==> flow/design.v <==
module fifo_simple #(
  parameter DP = 32,
  parameter DW = 24,
  parameter CUT_READY = 1,
  parameter ZEROOUT_WHENEMPTY = 0
) (
  input               clk,
  input               rst_n,
  input               w_req,
  output              unfull,
  input  [DW-1:0]     data_i,
  input               r_req,
  output              unempty,
  output [DW-1:0]     data_o
);
localparam AW = $clog2(DP);
reg [DW-1:0] mem [0:DP-1];
reg [AW-1:0] wptr;
reg [AW-1:0] rptr;
reg [AW:0]   cnt;
wire do_w = w_req & unfull;
wire do_r = r_req & unempty;
assign unfull  = (cnt != DP);
assign unempty = (cnt != 0);
assign data_o  = (ZEROOUT_WHENEMPTY != 0 && !unempty) ? {DW{1'b0}} : mem[rptr];
always @(posedge clk) begin
  if (do_w)
    mem[wptr] <= data_i;
end
always @(posedge clk) begin
  if (!rst_n) begin
    wptr <= 0;
    rptr <= 0;
    cnt  <= 0;
  end else begin
    if (do_w)
      wptr <= (wptr == DP-1) ? {AW{1'b0}} : wptr + 1'b1;
    if (do_r)
      rptr <= (rptr == DP-1) ? {AW{1'b0}} : rptr + 1'b1;
    case ({do_w, do_r})
      2'b10: cnt <= cnt + 1'b1;
      2'b01: cnt <= cnt - 1'b1;
      default: cnt <= cnt;
    endcase
  end
end
endmodule
module axis_1553_decoder #(
    parameter clock_speed = 20000000,
    parameter sample_rate = 2000000,
    parameter bit_slice_offset = 0,
    parameter invert_data = 0,
    parameter sample_select = 0
  ) 
  (
    input   aclk,
    input   arstn,
    input   parity_set,  
    output reg  [15:0]  m_axis_tdata,
    output reg          m_axis_tvalid,
    output reg  [7:0]   m_axis_tuser,
    input               m_axis_tready,
    input       [1:0]   diff
  );
    localparam integer base_1553_clock_rate = 1000000;
    localparam integer samples_per_mhz = sample_rate / base_1553_clock_rate;
    localparam integer cycles_per_mhz = clock_speed / base_1553_clock_rate;
    localparam integer delay_time = cycles_per_mhz * 4;
    localparam integer samples_to_skip = ((cycles_per_mhz > samples_per_mhz) ? cycles_per_mhz / samples_per_mhz : 0);
    localparam integer round_sample_select = ((sample_select == 0) ? samples_to_skip/2 : sample_select % samples_to_skip);
    localparam integer bit_rate_per_mhz = samples_per_mhz;
    localparam integer round_bit_slice_offset = ((cycles_per_mhz > samples_per_mhz) ? ((bit_slice_offset == 0) ? bit_rate_per_mhz/4 : bit_slice_offset % bit_rate_per_mhz) : 0);
    localparam integer sync_pulse_len = bit_rate_per_mhz * 3;
    localparam integer bits_per_trans = 20;
    localparam integer synth_bits_per_trans = (bits_per_trans*bit_rate_per_mhz);
    localparam diff_wait    = 5'h01;
    localparam data_cap     = 5'h03;
    localparam data_reduce  = 5'h07;
    localparam parity_gen   = 5'h0F;
    localparam trans        = 5'h1F;
    localparam error        = 5'h00;
    localparam [sync_pulse_len-1:0]sync_cmd_stat = {{sync_pulse_len/2{1'b0}}, {sync_pulse_len/2{1'b1}}};
    localparam [sync_pulse_len-1:0]sync_data     = {{sync_pulse_len/2{1'b1}}, {sync_pulse_len/2{1'b0}}};
    localparam cmd_data = 3'b010;
    localparam cmd_cmnd = 3'b100;
    localparam [(bit_rate_per_mhz)-1:0]bit_pattern = {{bit_rate_per_mhz/2{1'b1}}, {bit_rate_per_mhz/2{1'b0}}};
    localparam [synth_bits_per_trans-1:0]synth_clk = {bits_per_trans{bit_pattern}};
    integer bit_slice_index;
    reg [synth_bits_per_trans-1:0] reg_data;
    reg parity_bit;
    reg delay_bit;
    reg [4:0]  state;
    reg [15:0] data;
    reg [7:0]  cmd;
    reg [1:0]  p_diff;
    reg [clogb2(samples_to_skip):0]        skip_counter;
    reg [clogb2(delay_time)-1:0]           pause_counter;
    reg [clogb2(synth_bits_per_trans)-1:0] trans_counter;
    always @(posedge aclk) begin
      if(arstn == 1'b0) begin
        pause_counter <= delay_time-1;
      end else begin
        case (state)
          data_cap, diff_wait: begin
            pause_counter <= delay_time-1;
            if(diff[0] == diff[1]) begin
              pause_counter <= pause_counter - 1;
              if(pause_counter == 0) begin
                pause_counter <= 0;
              end
            end
          end
          default:
            pause_counter <= delay_time-1;
        endcase
      end
    end
    always @(posedge aclk) begin
      if(arstn == 1'b0) begin
        m_axis_tdata  <= 0;
        m_axis_tvalid <= 0;
        m_axis_tuser  <= 0;
      end else begin
        m_axis_tdata <= m_axis_tdata;
        m_axis_tvalid<= m_axis_tvalid;
        m_axis_tuser <= m_axis_tuser;
        case (state)
                  trans: begin
            m_axis_tdata  <= data;
            m_axis_tuser  <= cmd;
            m_axis_tvalid <= 1'b1;
          end
                          default: begin
            if(m_axis_tready == 1'b1) begin
              m_axis_tdata  <= 0;
              m_axis_tvalid <= 0;
              m_axis_tuser  <= 0;
            end
          end
          endcase
      end
    end
    always @(posedge aclk) begin
      if(arstn == 1'b0) begin
        state           <= error;
        data            <= 0;
        cmd             <= 0;
        parity_bit      <= 0;
        delay_bit       <= 0;
            end else begin
        case (state)
          diff_wait: begin
            state <= diff_wait;
            cmd           <= 0;
            data          <= 0;
            parity_bit    <= 0;
            delay_bit     <= 0;
            if(pause_counter == 0) begin
              delay_bit <= 1'b1;
            end
            if((diff[0] ^ diff[1]) && (skip_counter == 0)) begin
              state <= data_cap;
            end
          end
          data_cap: begin
            state <= data_cap;
                                if(trans_counter == 0) begin
              if(reg_data[synth_bits_per_trans-1:synth_bits_per_trans-sync_pulse_len] == sync_cmd_stat) begin
                state <= data_reduce;
                cmd[7:5] <= cmd_cmnd;
              end
              if(reg_data[synth_bits_per_trans-1:synth_bits_per_trans-sync_pulse_len] == sync_data) begin
                state <= data_reduce;
                cmd[7:5] <= cmd_data;
              end
            end
                      if(pause_counter == 0) begin
              state <= diff_wait;
              cmd   <= 0;
            end
          end
          data_reduce: begin
            state <= parity_gen;
            for(bit_slice_index = 0; bit_slice_index < 16; bit_slice_index = bit_slice_index + 1) begin
              data[bit_slice_index] <= (invert_data > 0 ? ~reg_data[bit_rate_per_mhz*(bit_slice_index+1)+round_bit_slice_offset] : reg_data[bit_rate_per_mhz*(bit_slice_index+1)+round_bit_slice_offset]);
            end
            parity_bit <= (invert_data > 0 ? ~reg_data[round_bit_slice_offset] : reg_data[round_bit_slice_offset]);
            cmd[1] <= (invert_data > 0 ? 1'b1 : 1'b0);
            cmd[2] <= delay_bit;
          end
          parity_gen: begin
            state <= trans;
            cmd[0] <= ~(~(^data) ^ parity_bit ^ parity_set);
          end
          trans:
            state <= diff_wait;
          default:
            state <= diff_wait;
        endcase
      end
    end
    always @(posedge aclk) begin
      if(arstn == 1'b0) begin
        p_diff        <= 2'b11;
        skip_counter  <= 0;
      end else begin
        p_diff <= diff;
        case (state)
          diff_wait, data_cap: begin
            skip_counter <= (samples_to_skip == 0 ? 0 : (skip_counter + 1) % samples_to_skip);          if((state == diff_wait) && (diff[0] == diff[1])) begin
              skip_counter <= skip_counter;
            end
            if((pause_counter == 0) && (diff[0] == diff[1])) begin
              skip_counter <= 0;
            end
            if((p_diff[0] == 0) && (diff[0] == 1)) begin
              skip_counter <= 0;
            end
            if((p_diff[1] == 0) && (diff[1] == 1)) begin
              skip_counter <= 0;
            end
          end
          error: begin
            p_diff        <= 2'b11;
            skip_counter  <= 0;
          end
          default: begin
            skip_counter <= (samples_to_skip == 0 ? 0 : (skip_counter + 1) % samples_to_skip);
          end
        endcase
      end
    end
      always @(posedge aclk) begin
      if(arstn == 1'b0) begin
        reg_data      <= synth_clk;
        trans_counter <= synth_bits_per_trans-1;
      end else begin
        case (state)
                  data_cap: begin
            if(skip_counter == round_sample_select) begin
              reg_data <= {reg_data[synth_bits_per_trans-2:0], p_diff[0]};
              trans_counter <= trans_counter - 1;
            end
            if((pause_counter == 0) && (diff[0] == diff[1])) begin
              reg_data <= synth_clk;
            end
            if(trans_counter == 0) begin
              trans_counter <= 0;
            end
          end
          trans: begin
            reg_data      <= synth_clk;
            trans_counter <= synth_bits_per_trans-1;
          end
          error: begin
            reg_data      <= synth_clk;
            trans_counter <= synth_bits_per_trans-1;
          end
          default: begin
            trans_counter <= synth_bits_per_trans-1;
          end
        endcase
      end
    end
    function integer clogb2;
      input [31:0] value;
      begin
          value = value - 1;
          for (clogb2 = 0; value > 0; clogb2 = clogb2 + 1) begin
              value = value >> 1;
          end
      end
    endfunction
endmodule
module axis_1553_encoder #(
    parameter clock_speed = 2000000,
    parameter sample_rate = 2000000
) 
(
    input aclk,
    input arstn,
    input parity_set,  
    input   [15:0]  s_axis_tdata,
    input           s_axis_tvalid,
    input   [7:0]   s_axis_tuser,
    output          s_axis_tready,
    output  reg [1:0]   diff,
    output  reg         en_diff
);
    localparam integer base_1553_clock_rate = 1000000;
    localparam integer samples_per_mhz = sample_rate / base_1553_clock_rate;
    localparam integer cycles_per_mhz = clock_speed / base_1553_clock_rate;
    localparam integer samples_to_skip = ((cycles_per_mhz > samples_per_mhz) ? cycles_per_mhz / samples_per_mhz - 1 : 0); 
    localparam integer bit_rate_per_mhz = samples_per_mhz;
    localparam integer delay_time = cycles_per_mhz * 4;
    localparam integer sync_pulse_len = bit_rate_per_mhz * 3;
    localparam integer bits_per_trans = 20;
    localparam integer synth_bits_per_trans = (bits_per_trans*bit_rate_per_mhz);
    localparam [(bit_rate_per_mhz)-1:0]bit_pattern = {{bit_rate_per_mhz/2{1'b1}}, {bit_rate_per_mhz/2{1'b0}}};
    localparam [synth_bits_per_trans-1:0]synth_clk = {bits_per_trans{bit_pattern}};
    localparam data_cap     = 3'd1;
    localparam data_invert  = 3'd2;
    localparam parity_gen   = 3'd3;
    localparam process_data = 4;
    localparam pause_ck     = 3'd5;
    localparam trans        = 3'd6;
    localparam error        = 3'd0;
    localparam [sync_pulse_len-1:0]sync_cmd_stat = {{sync_pulse_len/2{1'b0}}, {sync_pulse_len/2{1'b1}}};
    localparam [sync_pulse_len-1:0]sync_data     = {{sync_pulse_len/2{1'b1}}, {sync_pulse_len/2{1'b0}}};
    localparam cmd_data = 3'b010;
    localparam cmd_cmnd = 3'b100;
    localparam enable_diff_output = 1'b1;
    integer xor_index;
    integer cycle_index;
    reg [synth_bits_per_trans-1:0]reg_data;
    reg parity_bit;
    reg [2:0]  state;
    reg [15:0] data;
    reg [15:0] r_data;
    reg [7:0]  cmd;
    reg [clogb2(samples_to_skip):0]         skip_counter;
    reg [clogb2(delay_time)-1:0]            pause_counter;
    reg [clogb2(synth_bits_per_trans)-1:0]  trans_counter;
    reg [clogb2(synth_bits_per_trans)-1:0]  prev_trans_counter;
    assign s_axis_tready = (state == data_cap ? arstn : 0);
    always @(posedge aclk) begin
      if(arstn == 1'b0) begin
        pause_counter <= delay_time-1;
      end else begin
        case (state)
          trans:
            pause_counter <= delay_time-1;
          default: begin
            pause_counter <= pause_counter - 1;
            if(pause_counter == 0) begin
              pause_counter <= 0;
            end
          end
        endcase
      end
    end
    always @(posedge aclk) begin
      if(arstn == 1'b0) begin
        data        <= 0;
        cmd         <= 0;
      end else begin
        case (state)
          data_cap: begin
            if(s_axis_tvalid == 1'b1) begin
              data <= s_axis_tdata;
              cmd  <= s_axis_tuser;
            end
          end
          trans: begin
            data <= 0;
            cmd  <= 0;
          end
          default:begin
            data <= data;
            cmd  <= cmd;
          end
        endcase
      end
    end
    always @(posedge aclk) begin
      if(arstn == 1'b0) begin
        state       <= error;
        parity_bit  <= 0;
        reg_data    <= synth_clk;
      end else begin
        case (state)
          data_cap: begin
            state <= data_cap;
            reg_data <= synth_clk;
            parity_bit <= 0;
            r_data     <= 0;
            if(s_axis_tvalid == 1'b1) begin
              state <= data_invert;
            end
          end
          data_invert: begin
            state <= parity_gen;
            r_data <= data;
            if(cmd[1] == 1'b1) begin
              r_data <= ~data;
            end
          end
          parity_gen: begin
            state <= process_data;
            parity_bit <= (^r_data) ^ parity_set;
          end
          process_data: begin
            state <= pause_ck;
            if(cmd[2] == 1'b0) begin
                state <= trans;
            end
            case (cmd[7:5])
              cmd_data:
                reg_data[synth_bits_per_trans-1:synth_bits_per_trans-sync_pulse_len] <= sync_data;
              cmd_cmnd:
                reg_data[synth_bits_per_trans-1:synth_bits_per_trans-sync_pulse_len] <= sync_cmd_stat;
              default:
                reg_data[synth_bits_per_trans-1:synth_bits_per_trans-sync_pulse_len] <= 0;
            endcase
            reg_data[bit_rate_per_mhz-1:0] <= reg_data[bit_rate_per_mhz-1:0] ^ {bit_rate_per_mhz{parity_bit}} ^ {bit_rate_per_mhz{cmd[0]}};
            for(xor_index = 0; xor_index < 16; xor_index = xor_index + 1) begin
              for(cycle_index = (bit_rate_per_mhz*xor_index)+(bit_rate_per_mhz); cycle_index < (bit_rate_per_mhz*xor_index)+(bit_rate_per_mhz*2); cycle_index = cycle_index + 1)
                reg_data[cycle_index] <= reg_data[cycle_index] ^ r_data[xor_index];
            end
          end
          pause_ck: begin
            state <= pause_ck;
            if(pause_counter == 0) begin
              state <= trans;
            end
          end
          trans: begin
            state <= trans;
            if((trans_counter == 0) && (prev_trans_counter == 0) && (skip_counter == samples_to_skip)) begin
              state <= data_cap;
            end
          end
          default:
            state <= data_cap;
        endcase
      end
    end
    always @(posedge aclk) begin
      if(arstn == 1'b0) begin
        diff                <= 0;
        en_diff             <= ~enable_diff_output;
        trans_counter       <= synth_bits_per_trans-1;
        prev_trans_counter  <= synth_bits_per_trans-1;
      end 
      else begin
        prev_trans_counter <= trans_counter;
        case (state)
          trans: begin
            skip_counter <= skip_counter + 1;
            en_diff <= enable_diff_output;
            diff[0] <= reg_data[trans_counter];
            diff[1] <= ~reg_data[trans_counter];
            if(skip_counter == samples_to_skip) begin
              trans_counter <= trans_counter - 1;
              skip_counter <= 0;
            end
                      if(trans_counter == 0) begin
              trans_counter <= 0;
            end
          end
          default: begin
                      diff                <= 0;
            skip_counter        <= 0;
            en_diff             <= ~enable_diff_output;
            trans_counter       <= synth_bits_per_trans-1;
            prev_trans_counter  <= synth_bits_per_trans-1;
          end
          endcase
      end
    end
    function integer clogb2;
      input [31:0] value;
      begin
          value = value - 1;
          for (clogb2 = 0; value > 0; clogb2 = clogb2 + 1) begin
              value = value >> 1;
          end
      end
    endfunction
endmodule
module Core_1553B
(
  input clk,
  input rst_n,
  input parity_set,
  input  r_fifo_rd,
  output r_fifo_unempty,
  output [23:0] r_fifo_data,
  input  w_fifo_wd,
  output w_fifo_unfull,
  input  [23:0] w_fifo_data,
  input  [1:0] rx_1553,
  output [1:0] tx_1553,
  output en_tx_1553
);
wire [15:0]   m1553_decoder_data;
wire          m1553_decoder_valid;
wire [ 7:0]   m1553_decoder_user;
wire          m1553_decoder_ready;
wire [15:0]   m1553_encoder_data;
wire          m1553_encoder_valid;
wire [ 7:0]   m1553_encoder_user;
wire          m1553_encoder_ready;
axis_1553_decoder mil1553_decoder (
  .aclk(clk),
  .arstn(rst_n),
  .parity_set   (parity_set),
  .m_axis_tdata(m1553_decoder_data),
  .m_axis_tvalid(m1553_decoder_valid),
  .m_axis_tuser(m1553_decoder_user),
  .m_axis_tready(m1553_decoder_ready),
  .diff(rx_1553)
);
fifo_simple #(
  .DP           (32),
  .DW           (16+8),
  .CUT_READY    (1),
  .ZEROOUT_WHENEMPTY  (0)
) decoder_fifo (
  .clk        (clk),
  .rst_n      (rst_n),
  .w_req      (m1553_decoder_valid),
  .unfull     (m1553_decoder_ready),
  .data_i     ({m1553_decoder_user, m1553_decoder_data}),
  .r_req      (r_fifo_rd),
  .unempty    (r_fifo_unempty),
  .data_o     (r_fifo_data)
);
axis_1553_encoder mil1553_encoder (
  .aclk(clk),
  .arstn(rst_n),
  .parity_set   (parity_set),
  .s_axis_tdata(m1553_encoder_data),
  .s_axis_tvalid(m1553_encoder_valid),
  .s_axis_tuser(m1553_encoder_user),
  .s_axis_tready(m1553_encoder_ready),
  .diff(tx_1553),
  .en_diff(en_tx_1553)
);
fifo_simple #(
  .DP           (32),
  .DW           (16+8),
  .CUT_READY    (1),
  .ZEROOUT_WHENEMPTY  (0)
) encoder_fifo (
  .clk        (clk),
  .rst_n      (rst_n),
  .w_req      (w_fifo_wd),
  .unfull     (w_fifo_unfull),
  .data_i     (w_fifo_data),
  .r_req      (m1553_encoder_ready),
  .unempty    (m1553_encoder_valid),
  .data_o     ({m1553_encoder_user, m1553_encoder_data})
);
endmodule
module APB_Slave_Interface#(
    parameter DATAWIDTH = 32,
    parameter REGSNUM = 8
)(
    APB_CLK,
    APB_RESETn,
    APB_RDATA,
    APB_READY,
    APB_SLVERR,
    APB_STRB,
    APB_PROT,
    APB_ADDR,
    APB_ENABLE,
    APB_WRITE,
    APB_WDATA,
    APB_SEL,
    RegsDataOut,
    RegsDataIn,
    beWrdOut,
    beReadOut,
    RegsAddrOut
);
function integer clogb2( 
    input integer data
);
begin
    if(data == 0)
        clogb2 = 1;
    else if(data != 0)
        for(clogb2 = 0; data > 0;clogb2 = clogb2 + 1)
            data = data >> 1;
end
endfunction
localparam REGS_ADDRWIDTH = clogb2(REGSNUM-1);
localparam ADDR_LSB = (DATAWIDTH/32) + 1;
localparam APB_STRB_WIDTH = (DATAWIDTH<=32) ? 4 : 8;
input                               APB_CLK;
input                               APB_RESETn;
output       [DATAWIDTH-1 : 0]      APB_RDATA;
output                              APB_READY;
output                              APB_SLVERR;
input wire  [APB_STRB_WIDTH-1 : 0]  APB_STRB;
input wire  [2 : 0]                 APB_PROT;
input wire                          APB_ENABLE;
input wire                          APB_WRITE;
input wire  [DATAWIDTH-1 : 0]       APB_WDATA;
input wire  [DATAWIDTH-1 : 0]       APB_ADDR;
input wire                          APB_SEL;
output wire [DATAWIDTH*REGSNUM-1 : 0]  RegsDataOut;
input wire  [DATAWIDTH*REGSNUM-1 : 0]  RegsDataIn;
output reg                              beWrdOut;
output reg                              beReadOut;
output reg  [REGS_ADDRWIDTH-1 : 0]      RegsAddrOut;
wire        [REGS_ADDRWIDTH-1 : 0]      regsAddr;
assign regsAddr = APB_ADDR[REGS_ADDRWIDTH+ADDR_LSB-1 : ADDR_LSB];
reg [DATAWIDTH-1 : 0] APB_RDATA_R;
reg APB_READY_R;
reg APB_SLVERR_R;
assign APB_RDATA = APB_RDATA_R;
assign APB_READY = APB_READY_R;
assign APB_SLVERR = APB_SLVERR_R;
reg [DATAWIDTH-1 : 0] DeviceRegs [REGSNUM-1 : 0];
wire [DATAWIDTH-1:0] DeviceRegs_r [REGSNUM-1 : 0];
genvar i;
generate
    for(i=0; i<REGSNUM; i = i+1) begin: link_regs
        assign RegsDataOut[(i+1)*DATAWIDTH-1 : i*DATAWIDTH] = DeviceRegs[i];
        assign DeviceRegs_r[i] = RegsDataIn[(i+1)*DATAWIDTH-1 : i*DATAWIDTH];
    end
endgenerate
localparam First  = 2'd0;
localparam Second = 2'd1;
localparam Third  = 2'd2;
reg [1 : 0] APBState;
integer k;
always @(posedge APB_CLK or negedge APB_RESETn )
begin
    if (!APB_RESETn) begin
        APBState <= First;
        APB_RDATA_R <= 0;
        APB_READY_R <= 0;
        APB_SLVERR_R <= 0;
        RegsAddrOut <= 0;
        beWrdOut <= 0;
        beReadOut <= 0;
        for(k=0; k<REGSNUM; k=k+1)begin
            DeviceRegs[k] <= 0;
        end
    end
    else begin
        case(APBState)
            First: begin
                if(APB_SEL && (regsAddr < REGSNUM)) begin
                    RegsAddrOut <= regsAddr;
                    APBState <= Second;
                end
            end
            Second: begin
                if(APB_ENABLE) begin
                    if(APB_WRITE) begin
                        beWrdOut <= 1;
                        DeviceRegs[regsAddr] <= APB_WDATA;
                    end
                    else begin
                        beReadOut <= 1;
                        APB_RDATA_R <= DeviceRegs_r[RegsAddrOut];
                    end
                    APB_READY_R <= 1;
                    APB_SLVERR_R <= 0;
                    APBState <= Third;
                end
            end
            Third: begin
                APB_READY_R <= 0;
                APB_SLVERR_R <= 0;
                beWrdOut <= 0;
                beReadOut <= 0;
                APBState <= First;
            end
            default: APBState <= First;
        endcase
    end
end
endmodule
module Top_1553B_APB
(
  APB_CLK,
  APB_RESETn,
  APB_RDATA,
  APB_READY,
  APB_SLVERR,
  APB_STRB,
  APB_PROT, 
  APB_ADDR,
  APB_ENABLE,
  APB_WRITE,
  APB_WDATA,
  APB_SEL,
  rx0_1553,
  tx0_1553,
  tx0_en,
  rx1_1553,
  tx1_1553,
  tx1_en
);
localparam DATAWIDTH = 32;
localparam APB_STRB_WIDTH = 8;
localparam REGSNUM = 8;
localparam REGS_ADDRWIDTH = 3;
input                               APB_CLK;
input                               APB_RESETn;
output [DATAWIDTH-1 : 0]            APB_RDATA;
output                              APB_READY;
output                              APB_SLVERR;
input  [APB_STRB_WIDTH-1 : 0]       APB_STRB;
input  [2 : 0]                      APB_PROT;
input  [DATAWIDTH-1 : 0]            APB_ADDR;
input                               APB_ENABLE;
input                               APB_WRITE;
input  [DATAWIDTH-1 : 0]            APB_WDATA;
input                               APB_SEL;
input     [1:0] rx0_1553;
output    [1:0] tx0_1553;
output    tx0_en;
input     [1:0] rx1_1553;
output    [1:0] tx1_1553;
output    tx1_en;
wire [DATAWIDTH*REGSNUM-1 : 0]    RegsDataOut;
wire [DATAWIDTH*REGSNUM-1 : 0]    RegsDataIn;
wire                              beWrdOut;
wire                              beReadOut;
wire [REGS_ADDRWIDTH-1 : 0]       RegsAddrOut;
APB_Slave_Interface#(
    .DATAWIDTH  (DATAWIDTH),
    .REGSNUM    (REGSNUM)
)APB_Inter_inst(
    .APB_CLK(APB_CLK),
    .APB_RESETn(APB_RESETn),
    .APB_RDATA(APB_RDATA),
    .APB_READY(APB_READY),
    .APB_SLVERR(APB_SLVERR),
    .APB_STRB(APB_STRB),
    .APB_PROT(APB_PROT), 
    .APB_ADDR(APB_ADDR),
    .APB_ENABLE(APB_ENABLE),
    .APB_WRITE(APB_WRITE),
    .APB_WDATA(APB_WDATA),
    .APB_SEL(APB_SEL),
    .RegsDataOut (RegsDataOut),
    .RegsDataIn  (RegsDataIn),
    .beWrdOut    (beWrdOut),
    .beReadOut   (beReadOut),
    .RegsAddrOut (RegsAddrOut)
);
wire [DATAWIDTH-1:0] rxreg_one_read;
assign RegsDataIn[3*DATAWIDTH-1 : 2*DATAWIDTH]= rxreg_one_read;
wire rxreg_one_read_sel = beReadOut & (RegsAddrOut == 2);
assign rxreg_one_read[30:24] = 0;
wire [DATAWIDTH-1:0] txreg_one_write = RegsDataOut[4*DATAWIDTH-1 : 3*DATAWIDTH];
wire txreg_one_write_sel = beWrdOut & (RegsAddrOut == 3);
wire [DATAWIDTH-1:0] txreg_one_read;
assign RegsDataIn[4*DATAWIDTH-1 : 3*DATAWIDTH] = txreg_one_read;
assign txreg_one_read[31:1] = 0;
assign RegsDataIn[2*DATAWIDTH-1 : 0] = 0;
assign RegsDataIn[DATAWIDTH*REGSNUM-1 : 4*DATAWIDTH] = 0;
assign tx1_1553 = 2'b00;
assign tx1_en = 1'b0;
Core_1553B CoreOne_inst
(
  .clk              (APB_CLK),
  .rst_n            (APB_RESETn),
  .parity_set       (1'b0),
  .r_fifo_rd        (rxreg_one_read_sel),
  .r_fifo_unempty   (rxreg_one_read[31]),
  .r_fifo_data      (rxreg_one_read[23:0]),
  .w_fifo_wd        (txreg_one_write_sel),
  .w_fifo_unfull    (txreg_one_read[0]),
  .w_fifo_data      (txreg_one_write[23:0]),
  .rx_1553          (rx0_1553),
  .tx_1553          (tx0_1553),
  .en_tx_1553       (tx0_en)
);
endmodule
Step by step through the tools: Top_1553B_APB
Tool output for the design above, in the order of the flow. Lines are those of the file above, counted from 1. Operators: Yosys type, input widths -> output width; for muxes data width and select width s. Cell names lack the library's common part. Not given: --

Design top: Top_1553B_APB. Clock port: APB_CLK. Standard-cell library: sky130hd. Corner: tt_025C_1v80.

Word-level counts
Counts by Yosys on the flattened word-level netlist (proc, flatten, opt, wreduce). Print and check cells are left out. Memory sizes are those after Yosys's memory passes, which may raise the word count (mostly to a power of two), join words into wider ones and drop unused or constant bits.

Bits in registers: 348. RAM bits: 1536. The figure for word width x clocked read ports is 48. The figure for memories kept is 2. Under bits of input ports stands 84. Under output and inout port bits stands 40. For word-level cells the number is 367.

The entry for add/subtract/negate cells reads 14. For div/mod/pow operators the number is 1. Under $lt $le $gt $ge stands 1. Equal/unequal tests: 47. Under shift operators stands 1. Under muxes and demuxes stands 134. The entry for bitwise operators reads 54. The figure for reduce/logical cells is 66.

Memory list: CoreOne_inst.decoder_fifo.mem (depth 32, bits a word 24, rd ports 1, write ports 1, RTL line 17) `reg [DW-1:0] mem [0:DP-1];`; CoreOne_inst.encoder_fifo.mem (depth 32, bits a word 24, rd ports 1, write ports 1, RTL line 17).

Operator list (number): $mod 32x4->32 const B (1); $pmux 1 s2 (55); $pmux 32 s3 (1); $pmux 40 s2 (1); $mux 40 (2); $mux 5 (14); $pmux 16 s2 (2); $mux 16 (4); $mux 24 (2); $pmux 6 s2 (4); $shiftx 40x6->1 (1); $xor 1x1->1 (34); $add 33x1->33 const B (1); $logic_not 33->1 (1); $reduce_xor 16->1 (2); $mux 3 (10); $reduce_bool 2->1 (14); $eq 5x5->1 const B (5); $reduce_and 2->1 (12); $eq 3x3->1 const B (8); $sub 6x1->6 const B (4); $mux 8 (3); $mux 6 (4); $add 5x1->5 const B (4); $pmux 5 s4 (1); $eq 3x2->1 const B (6); $logic_not 6->1 (3); $pmux 3 s6 (1).

Not listed: further kinds 46, cells in them 118.

Logic depth
Yosys ltp: most cells in a row. Word level: on the elaborated netlist, between registers, memories and ports. Mapped: between sequential cells and ports; inverters and the memories' decode and read muxes count.

Under depth after elaboration stands 7. The figure for ABC_AREA is 0. The entry for gate-level depth with buffers reads 15. Under mapped depth without buffers stands 13.

Synthesis result
Source: synth_stat.txt of the flow (Yosys; design flattened, memories mapped). It holds for the ABC_AREA given above (unset counts as 0); a run with the other value may have another netlist. The area totals of this step are shown rounded.

The figure for cells in the netlist is 3522. The figure for synthesis area is 65850 um^2. Flip-flops: 1681. Under buffers stands 199.

Cells by type (number): edfxtp_1 (1393); mux4_2 (431); dfxtp_1 (236); dfrtp_1 (51); nor2_1 (212); xor2_1 (75); nand2_1 (168); mux2i_1 (52); ha_1 (39); a21oi_1 (87); xnor2_1 (48); clkbuf_1 (105); o21ai_0 (70); a22o_1 (33); mux2_2 (25); nand3_1 (51); buf_4 (31); nor3_1 (45).

Not listed: further types 58, cells in them 370. By module: a second synthesis without flattening, with its own total; a netlist apart from the flattened one above.

Under cells (unflattened synthesis) stands 5123. The figure for area (unflattened synthesis) is 84530 um^2.

Each row is one instance without its submodules.

Modules: fifo_simple (instances 2, cells 1534, area 30400 um^2, sequential area 23480 um^2); APB_Slave_Interface (instances 1, cells 941, area 12980 um^2, sequential area 7433 um^2); axis_1553_encoder (instances 1, cells 589, area 6103 um^2, sequential area 3193 um^2); axis_1553_decoder (instances 1, cells 519, area 4609 um^2, sequential area 2182 um^2); Top_1553B_APB (instances 1, cells 6, area 50.0 um^2, sequential area 0.0 um^2); Core_1553B (instances 1, cells 0, area 0.0 um^2, sequential area 0.0 um^2).

Timing after synthesis
Path of least setup slack by OpenSTA after synthesis, without wires, with an ideal clock, recovery checks aside; 20% of the period is set as input and as output delay. Where synthesis merged equal registers, the netlist keeps one of their names.

Path kind: input to register. Start point: in APB_RESETn. End point: reg CoreOne_inst.encoder_fifo.cnt[5]. The entry for clock period reads 10.0 ns. The figure for external input delay is 2.000 ns. The figure for arrival time is 4.408 ns. Data required time: 9.928 ns. The entry for setup slack reads 5.520 ns. The figure for path delay is 2.480 ns. Under driving pins on the path stands 13. The entry for buffers on the path reads 3. The entry for synthesis period reached reads 4.48 ns.

"path delay" is the arrival time less input delay plus setup time. "driving pins on the path": output pins that drive a net of the path, with the launching flip-flop's if there is one; two outputs of one cell count as two. "synthesis period reached" = period - worst setup slack (recovery checks aside). The figure is calculated, with input and output delays left at 20% of the set period. Between the ends stands the longest chain of elaborated cells between them, by number of cells; it is not shown to be the way that was timed. Of several equally long chains one is given. Each line given opens the expression or statement behind the cell; cells for indexed reads and writes are added by Yosys, which also makes memories of some case tables. At most two assigning lines are given for a register; there are more.

Cell sequence: clkbuf_1 -> clkinv_1 -> clkbuf_1 -> buf_1 -> nor2_1 -> ha_1 -> ha_1 -> a21o_1 -> a21oi_1 -> o21bai_1 -> a21oi_1 -> mux2i_1 -> mux2i_1. The figure for cells in the longest elaborated chain is 4. The figure for elaborated cells on any way between the ends is 6. Under source lines of those cells stands 3.

RTL lines, path after synthesis: start: declaration (RTL line 696) `input                               APB_RESETn;`; $mux 1 (RTL line 325) `assign s_axis_tready = (state == data_cap ? arstn : 0);`; $and 1x1->1 (RTL line 22) `wire do_r = r_req & unempty;`; $eq 2x1->1 (RTL line 40) `case ({do_w, do_r})`; $pmux 6 s2 (RTL line 40); end: assignment (RTL line 41) `2'b10: cnt <= cnt + 1'b1;`; end: assignment (RTL line 42) `2'b01: cnt <= cnt - 1'b1;`; end: declaration (RTL line 20) `reg [AW:0]   cnt;`.

Worst path after layout
From the final timing report of flow run A: the path of least setup slack in the routed layout; clock arrival at registers is part of the times.

Path kind: input to register. Start point: in APB_RESETn. End point: reg CoreOne_inst.encoder_fifo.cnt[5]. The entry for clock period reads 4.39 ns. The figure for external input delay is 0.88 ns. The figure for arrival time is 4.85 ns. Data required time: 5.11 ns. The entry for setup slack reads 0.26 ns. Under driving pins on the path stands 14. The entry for buffers on the path reads 4.

Between the ends stands the longest chain of elaborated cells between them, by number of cells; it is not shown to be the way that was timed. Of several equally long chains one is given. At most two assigning lines are given for a register; there are more.

Cell sequence: buf_6 -> buf_16 -> clkinv_1 -> clkbuf_1 -> buf_1 -> nor2_1 -> ha_1 -> ha_1 -> a21o_1 -> a21oi_1 -> o21bai_1 -> a21oi_1 -> mux2i_1 -> mux2i_1. The figure for cells in the longest elaborated chain is 4. The figure for elaborated cells on any way between the ends is 6. Under source lines of those cells stands 3.

RTL lines, path post-layout: start: declaration (RTL line 696) `input                               APB_RESETn;`; $mux 1 (RTL line 325) `assign s_axis_tready = (state == data_cap ? arstn : 0);`; $and 1x1->1 (RTL line 22) `wire do_r = r_req & unempty;`; $eq 2x1->1 (RTL line 40) `case ({do_w, do_r})`; $pmux 6 s2 (RTL line 40); end: assignment (RTL line 41) `2'b10: cnt <= cnt + 1'b1;`; end: assignment (RTL line 42) `2'b01: cnt <= cnt - 1'b1;`; end: declaration (RTL line 20) `reg [AW:0]   cnt;`.

--- measured runs ---
Stored flow runs of Top_1553B_APB (4 of them; Yosys, OpenROAD, sky130hd). They differ in their settings and are not a sequence. Constraints: input delay and output delay 20% of the set period each, output load 0.01 pF. "total design power" rests on the timing tool's default activity at the inputs, not on a simulated workload. Results are given in rounded form.

Files of flow run A:
==> flow/run.sh <==
#!/bin/bash
# the make line also repeats the synthesis and layout settings of config.mk as NAME=value (left out here)
make -C /OpenROAD-flow-scripts/flow DESIGN_CONFIG=/design/flow/config.mk WORK_HOME=/design/flow/orfs CLKGATE_MAP_FILE= finish
==> flow/config.mk <==
export PLATFORM = sky130hd
export DESIGN_NAME = Top_1553B_APB
export DESIGN_NICKNAME = Top_1553B_APB
export VERILOG_FILES = /design/flow/design.v
export SDC_FILE = /design/flow/constraint.sdc
export NUM_CORES = 4
export LEC_CHECK = 0
export ABC_AREA = 0
export CAP_MARGIN = 20
export CELL_PAD_IN_SITES_DETAIL_PLACEMENT = 1
export CELL_PAD_IN_SITES_GLOBAL_PLACEMENT = 1
export CORE_ASPECT_RATIO = 1.47
export CORE_MARGIN = 5
export CORE_UTILIZATION = 48
export CTS_CLUSTER_DIAMETER = 270
export GPL_ROUTABILITY_DRIVEN = 0
export GPL_TIMING_DRIVEN = 0
export MAX_ROUTING_LAYER = met5
export MIN_ROUTING_LAYER = met1
export PLACE_DENSITY_LB_ADDON = 0.03
export SETUP_SLACK_MARGIN = -0.0
export SLEW_MARGIN = 20
export TNS_END_PERCENT = 75
==> flow/constraint.sdc <==
create_clock -name core_clock -period 4.39 [get_ports {APB_CLK}]
set_input_delay 0.8780 -clock core_clock [delete_from_list [all_inputs] [get_ports {APB_CLK}]]
set_output_delay 0.8780 -clock core_clock [all_outputs]
set_load 0.01 [all_outputs]

Results of flow run A. For the synthesized cell area the run shows 65850 um^2. The die outline area is 144800 um^2. The utilization of the finished layout comes to 55.7 %. The worst setup slack after layout stands at 0.258 ns. The final setup TNS is 0.000 ns. The total design power stands at 0.03268 W.

Files of flow run B:
==> flow/run.sh <==
#!/bin/bash
# the make line also repeats the synthesis and layout settings of config.mk as NAME=value (left out here)
make -C /OpenROAD-flow-scripts/flow DESIGN_CONFIG=/design/flow/config.mk WORK_HOME=/design/flow/orfs CLKGATE_MAP_FILE= finish
==> flow/config.mk <==
export PLATFORM = sky130hd
export DESIGN_NAME = Top_1553B_APB
export DESIGN_NICKNAME = Top_1553B_APB
export VERILOG_FILES = /design/flow/design.v
export SDC_FILE = /design/flow/constraint.sdc
export NUM_CORES = 4
export LEC_CHECK = 0
export ABC_AREA = 1
export CAP_MARGIN = 20
export CELL_PAD_IN_SITES_DETAIL_PLACEMENT = 2
export CORE_ASPECT_RATIO = 1.74
export CORE_MARGIN = 5
export CORE_UTILIZATION = 49
export CTS_CLUSTER_DIAMETER = 262
export CTS_CLUSTER_SIZE = 68
export GPL_ROUTABILITY_DRIVEN = 0
export GPL_TIMING_DRIVEN = 0
export HOLD_SLACK_MARGIN = 0.08
export PLACE_DENSITY_LB_ADDON = 0.19
export SLEW_MARGIN = 40
export TNS_END_PERCENT = 50
==> flow/constraint.sdc <==
create_clock -name core_clock -period 10.0 [get_ports {APB_CLK}]
set_input_delay 2.0000 -clock core_clock [delete_from_list [all_inputs] [get_ports {APB_CLK}]]
set_output_delay 2.0000 -clock core_clock [all_outputs]
set_load 0.01 [all_outputs]

Results of flow run B. For the synthesized cell area the run shows 68830 um^2. The die outline area is 148300 um^2. The utilization of the finished layout comes to 54.3 %. The worst setup slack after layout stands at 5.183 ns. The final setup TNS is 0.000 ns. The total design power stands at 0.01369 W.

Files of flow run C:
==> flow/run.sh <==
#!/bin/bash
# the make line also repeats the synthesis and layout settings of config.mk as NAME=value (left out here)
make -C /OpenROAD-flow-scripts/flow DESIGN_CONFIG=/design/flow/config.mk WORK_HOME=/design/flow/orfs CLKGATE_MAP_FILE= finish
==> flow/config.mk <==
export PLATFORM = sky130hd
export DESIGN_NAME = Top_1553B_APB
export DESIGN_NICKNAME = Top_1553B_APB
export VERILOG_FILES = /design/flow/design.v
export SDC_FILE = /design/flow/constraint.sdc
export NUM_CORES = 4
export LEC_CHECK = 0
export CAP_MARGIN = 20
export CORE_MARGIN = 2
export CORE_UTILIZATION = 44
export SLEW_MARGIN = 20
==> flow/constraint.sdc <==
create_clock -name core_clock -period 4.19 [get_ports {APB_CLK}]
set_input_delay 0.8380 -clock core_clock [delete_from_list [all_inputs] [get_ports {APB_CLK}]]
set_output_delay 0.8380 -clock core_clock [all_outputs]
set_load 0.01 [all_outputs]

Results of flow run C. For the synthesized cell area the run shows 65850 um^2. The die outline area is 152800 um^2. The utilization of the finished layout comes to 50.8 %. The worst setup slack after layout stands at 0.640 ns. The final setup TNS is 0.000 ns. The total design power stands at 0.03535 W.

Files of flow run D:
==> flow/run.sh <==
#!/bin/bash
# the make line also repeats the synthesis and layout settings of config.mk as NAME=value (left out here)
make -C /OpenROAD-flow-scripts/flow DESIGN_CONFIG=/design/flow/config.mk WORK_HOME=/design/flow/orfs CLKGATE_MAP_FILE= finish
==> flow/config.mk <==
export PLATFORM = sky130hd
export DESIGN_NAME = Top_1553B_APB
export DESIGN_NICKNAME = Top_1553B_APB
export VERILOG_FILES = /design/flow/design.v
export SDC_FILE = /design/flow/constraint.sdc
export NUM_CORES = 4
export LEC_CHECK = 0
export CAP_MARGIN = 20
export CORE_MARGIN = 2
export CORE_UTILIZATION = 40
export SLEW_MARGIN = 20
==> flow/constraint.sdc <==
create_clock -name core_clock -period 10.0 [get_ports {APB_CLK}]
set_input_delay 2.0000 -clock core_clock [delete_from_list [all_inputs] [get_ports {APB_CLK}]]
set_output_delay 2.0000 -clock core_clock [all_outputs]
set_load 0.01 [all_outputs]

Results of flow run D. For the synthesized cell area the run shows 65850 um^2. The die outline area is 167900 um^2. The utilization of the finished layout comes to 46.2 %. The worst setup slack after layout stands at 5.876 ns. The final setup TNS is 0.000 ns. The total design power stands at 0.01466 W.
--- end ---
